==> flow/design.v <==
`timescale 1ns / 1ps
module axi_to_apb_bridge (
    input  logic        clk,
    input  logic        rst_n,
    input  logic [31:0] awaddr,
    input  logic        awvalid,
    output logic        awready,
    input  logic [31:0] wdata,
    input  logic        wvalid,
    output logic        wready,
    output logic        bvalid,
    input  logic        bready,
    output logic        PSEL,
    output logic        PENABLE,
    output logic        PWRITE,
    output logic [31:0] PADDR,
    output logic [31:0] PWDATA
);
    typedef enum logic [2:0] {IDLE, SETUP, ACCESS, WAIT_DONE} state_t;
    state_t state;
    logic [31:0] addr_reg;
    int burst_cnt;
    localparam int burst_len = 4;
    always_ff @(posedge clk or negedge rst_n) begin
        if (!rst_n) begin
            state     <= IDLE;
            awready   <= 0;
            wready    <= 0;
            bvalid    <= 0;
            PSEL      <= 0;
            PENABLE   <= 0;
            PWRITE    <= 0;
            PADDR     <= 0;
            PWDATA    <= 0;
            addr_reg  <= 0;
            burst_cnt <= 0;
        end else begin
            case (state)
                IDLE: begin
                    if (awvalid) begin
                        awready <= 1;
                    end
                    if (awvalid && awready) begin
                        addr_reg  <= awaddr;
                        burst_cnt <= 0;
                        awready   <= 0;
                        state     <= SETUP;
                    end
                end
                SETUP: begin
                    if (wvalid) begin
                        wready  <= 1;
                        PADDR   <= addr_reg;
                        PWDATA  <= wdata;
                        PWRITE  <= 1;
                        PSEL    <= 1;
                        state   <= ACCESS;
                    end
                end
                ACCESS: begin
                    wready  <= 0;
                    PENABLE <= 1;
                    state   <= WAIT_DONE;
                end
                WAIT_DONE: begin
                    PENABLE <= 0;
                    PSEL    <= 0;
                    PWRITE  <= 0;
                    burst_cnt <= burst_cnt + 1;
                    addr_reg  <= addr_reg + 4;
                    if (burst_cnt == burst_len - 1) begin
                        bvalid <= 1;
                        state  <= IDLE;
                    end else begin
                        state <= SETUP;
                    end
                end
            endcase
            if (bvalid && bready) begin
                bvalid <= 0;
                awready <= 1;
                burst_cnt  <= 0;
            end
        end
    end
endmodule
# == From RTL to reports: axi_to_apb_bridge ==
# What the tools print for axi_to_apb_bridge, step after step.
# Lines are those of the file above, counted from 1.
# Operators carry their Yosys type and port widths (W data, S select, Z words).
# The mark - stands for no value.
# design
design,axi_to_apb_bridge
clock_port,clk
cell_library,sky130hd
corner,tt_025C_1v80

# == After elaboration ==
# Source: Yosys, flattened and elaborated, memories not mapped. Widths are those after wreduce. Registers that Yosys merges into a memory's read port (data or address) are not register bits. Print and check cells do not count. Equal cells are merged and count once.
# bits
ff_bits,136
output_inout_bits,70
# classes
add_sub_neg,2
eq_ne,7
reduce_and_logical,21
muxes,20
# op_table
cell,n
$pmux W32 S2,2
$mux W32,3
$add A32 B2 Y32 const B,1
$add A32 B3 Y32 const B,1
$eq A32 B3 Y1 const B,1
$reduce_and A2 Y1,7
$reduce_bool A2 Y1,7
$pmux W3 S4,1
$mux W1,9
$eq A3 B2 Y1 const B,2
$reduce_bool A3 Y1,2
$mux W3,2
$pmux W1 S2,3
$ne A2 B2 Y1 const B,2
$reduce_bool A4 Y1,1
$eq A3 B1 Y1 const B,1
$ne A3 B3 Y1 const B,1
$logic_not A3 Y1,1
$reduce_and A3 Y1,1
$logic_and A1 B1 Y1,2

# == Depth ==
# Yosys ltp: most cells in a row. Word level: on the elaborated netlist, between registers, memories and ports. Mapped: between sequential cells and ports; inverters and the memories' decode and read muxes count.
# depth
depth_word,4
abc_area,0
ltp_mapped,7
depth_no_buf,6

# == Synthesis result ==
# Source: synth_stat.txt of the flow (Yosys; design flattened, memories mapped). It holds for the ABC_AREA given above (unset counts as 0); a run with the other value may have another netlist.
# mapped
ffs,137
area_mm2,0.0068316
mapped_cells,643
buf_cells,38
# by_type
cell_type,n,type_area_um2
sky130_fd_sc_hd__dfrtp_1,136,3.4E+03
sky130_fd_sc_hd__mux2_2,84,945.907
sky130_fd_sc_hd__nand2_1,65,243.984
sky130_fd_sc_hd__mux2i_1,21,210.202
sky130_fd_sc_hd__nand3_1,38,190.182
sky130_fd_sc_hd__a21oi_1,36,180.173
sky130_fd_sc_hd__o22ai_1,25,156.4
sky130_fd_sc_hd__nand4_1,22,137.632
sky130_fd_sc_hd__nor2_1,35,131.376
sky130_fd_sc_hd__o21ai_0,26,130.125
sky130_fd_sc_hd__nor4_1,13,81.328
sky130_fd_sc_hd__clkbuf_1,18,67.565
sky130_fd_sc_hd__nor4_4,3,63.811
sky130_fd_sc_hd__xor2_1,6,52.55
sky130_fd_sc_hd__and3_1,8,50.048
sky130_fd_sc_hd__nor3_1,9,45.043
sky130_fd_sc_hd__a31oi_1,6,37.536
sky130_fd_sc_hd__inv_1,10,37.536
# Not listed: further types 41, cells in them 82.

# == Timing after synthesis ==
# Path of least setup slack by OpenSTA after synthesis, without wires, with an ideal clock, recovery checks aside; 20% of the period is set as input and as output delay. Where synthesis merged equal registers, the netlist keeps one of their names.
# synth_path
kind,in2reg
startpoint,in bready
endpoint,reg burst_cnt[11]
path_delay_ns,1.297
driving_pins,6
path_slack_ns,2.703
arrival_ns,2.179
required_ns,4.882
in_delay_ns,1.000
tclk_ns,5.0
period_less_setup_slack_ns,2.297
# "path_delay_ns" = arrival - input delay + setup time.
# "driving_pins" counts driving pins, that of a launching flip-flop among them; a cell with two outputs on the path counts twice.
# "period_less_setup_slack_ns" is the clock period less the worst setup slack; recovery checks do not enter. This is arithmetic on one report: input and output delays are still those of the set period (20% each).
# The rows between start and end are the longest chain of elaborated cells between them; the timing report does not say that the signal goes this way. Where chains are equally long, one stands for them.
# A line is the first line of the expression or statement that the cell stems from. Yosys adds cells for indexed reads and writes and turns some case tables into memories.
# A register here has more assigning lines than the two given.
# synth_between
cell_sequence,sky130_fd_sc_hd__nand2_1 > sky130_fd_sc_hd__clkbuf_1 > sky130_fd_sc_hd__a311oi_1 > sky130_fd_sc_hd__nand2_1 > sky130_fd_sc_hd__o2bb2ai_1 > sky130_fd_sc_hd__a21o_1
elab_chain_cells,3
cells_between,5
cone_lines,1
# synth_lines
item,line_no,rtl
"start, declared",12,"input  logic        bready,"
$logic_and A1 B1 Y1,79,if (bvalid && bready) begin
$reduce_bool A3 Y1,-,
$reduce_and A2 Y1,-,
"end, assigned",69,burst_cnt <= burst_cnt + 1;
"end, assigned",82,burst_cnt  <= 0;
"end, declared",22,int burst_cnt;

# == Path in the finished layout ==
# Path of least setup slack in the final report of stored run 1 (OpenROAD, finished layout, wires in). Where an end is a register, its clock arrival counts in the times.
# layout_path
kind,in2reg
startpoint,in awvalid
endpoint,reg burst_cnt[11]
driving_pins,6
required_ns,5.36
arrival_ns,3.54
path_slack_ns,1.82
in_delay_ns,1.00
tclk_ns,5.0
# The rows between start and end are the longest chain of elaborated cells between them; the timing report does not say that the signal goes this way. Where chains are equally long, one stands for them.
# A register here has more assigning lines than the two given.
# layout_between
cell_sequence,sky130_fd_sc_hd__clkdlybuf4s50_1 > sky130_fd_sc_hd__nand3_2 > sky130_fd_sc_hd__a311oi_1 > sky130_fd_sc_hd__nand2_1 > sky130_fd_sc_hd__nor4b_1 > sky130_fd_sc_hd__a21o_1
elab_chain_cells,4
cells_between,6
cone_lines,3
# layout_lines
item,line_no,rtl
"start, declared",6,"input  logic        awvalid,"
$logic_and A1 B1 Y1,43,if (awvalid && awready) begin
$mux W32,43,
$pmux W32 S2,38,case (state)
$mux W32,79,if (bvalid && bready) begin
"end, assigned",69,burst_cnt <= burst_cnt + 1;
"end, assigned",82,burst_cnt  <= 0;
"end, declared",22,int burst_cnt;

# Record of 3 stored runs of the RTL-to-layout flow on axi_to_apb_bridge, platform sky130hd. The runs are unordered. Constraints: input delay and output delay 20% of the set period each, output load 0.01 pF.
# "worst_setup_path_time_ns" = time allowed to the worst setup path (clock period - input delay - output delay, where it has them) - its slack; a late launch clock adds to it, a late capture clock takes from it.
# "power_total_uw" is the tool's figure for a default switching activity; nothing was simulated.
# Settings: . = not set for that run.
# A result given as . is not shown for that run.
setting or result,stored run 1,stored run 2,stored run 3
HOLD_SLACK_MARGIN,-0.04,.,-0.04
SETUP_SLACK_MARGIN,1.08,-0.13,1.08
period_ns,5.0,3.26,5.0
CAP_MARGIN,20,20,20
CORE_MARGIN,2,2,5
CORE_UTILIZATION,40,40,52
SLEW_MARGIN,20,20,20
ABC_AREA,.,.,1
CELL_PAD_IN_SITES_DETAIL_PLACEMENT,.,.,1
CTS_CLUSTER_DIAMETER,.,.,342
GPL_ROUTABILITY_DRIVEN,.,.,0
GPL_TIMING_DRIVEN,.,.,0
MIN_ROUTING_LAYER,.,.,met2
TNS_END_PERCENT,.,.,50
layout_utilization_pct,53.9,54.0,.
power_total_uw,5170,7841,.
ws_setup_ns,1.820,0.819,.
post_synth_area_mm2,0.0068316,0.0068316,.
worst_setup_path_time_ns,2.18,1.79,.
worst_path_kind,in2reg,in2reg,.
design_die_area_mm2,0.01814,0.01814,.
# Stored run 3: no results, clock tree synthesis failed with DPL-0033
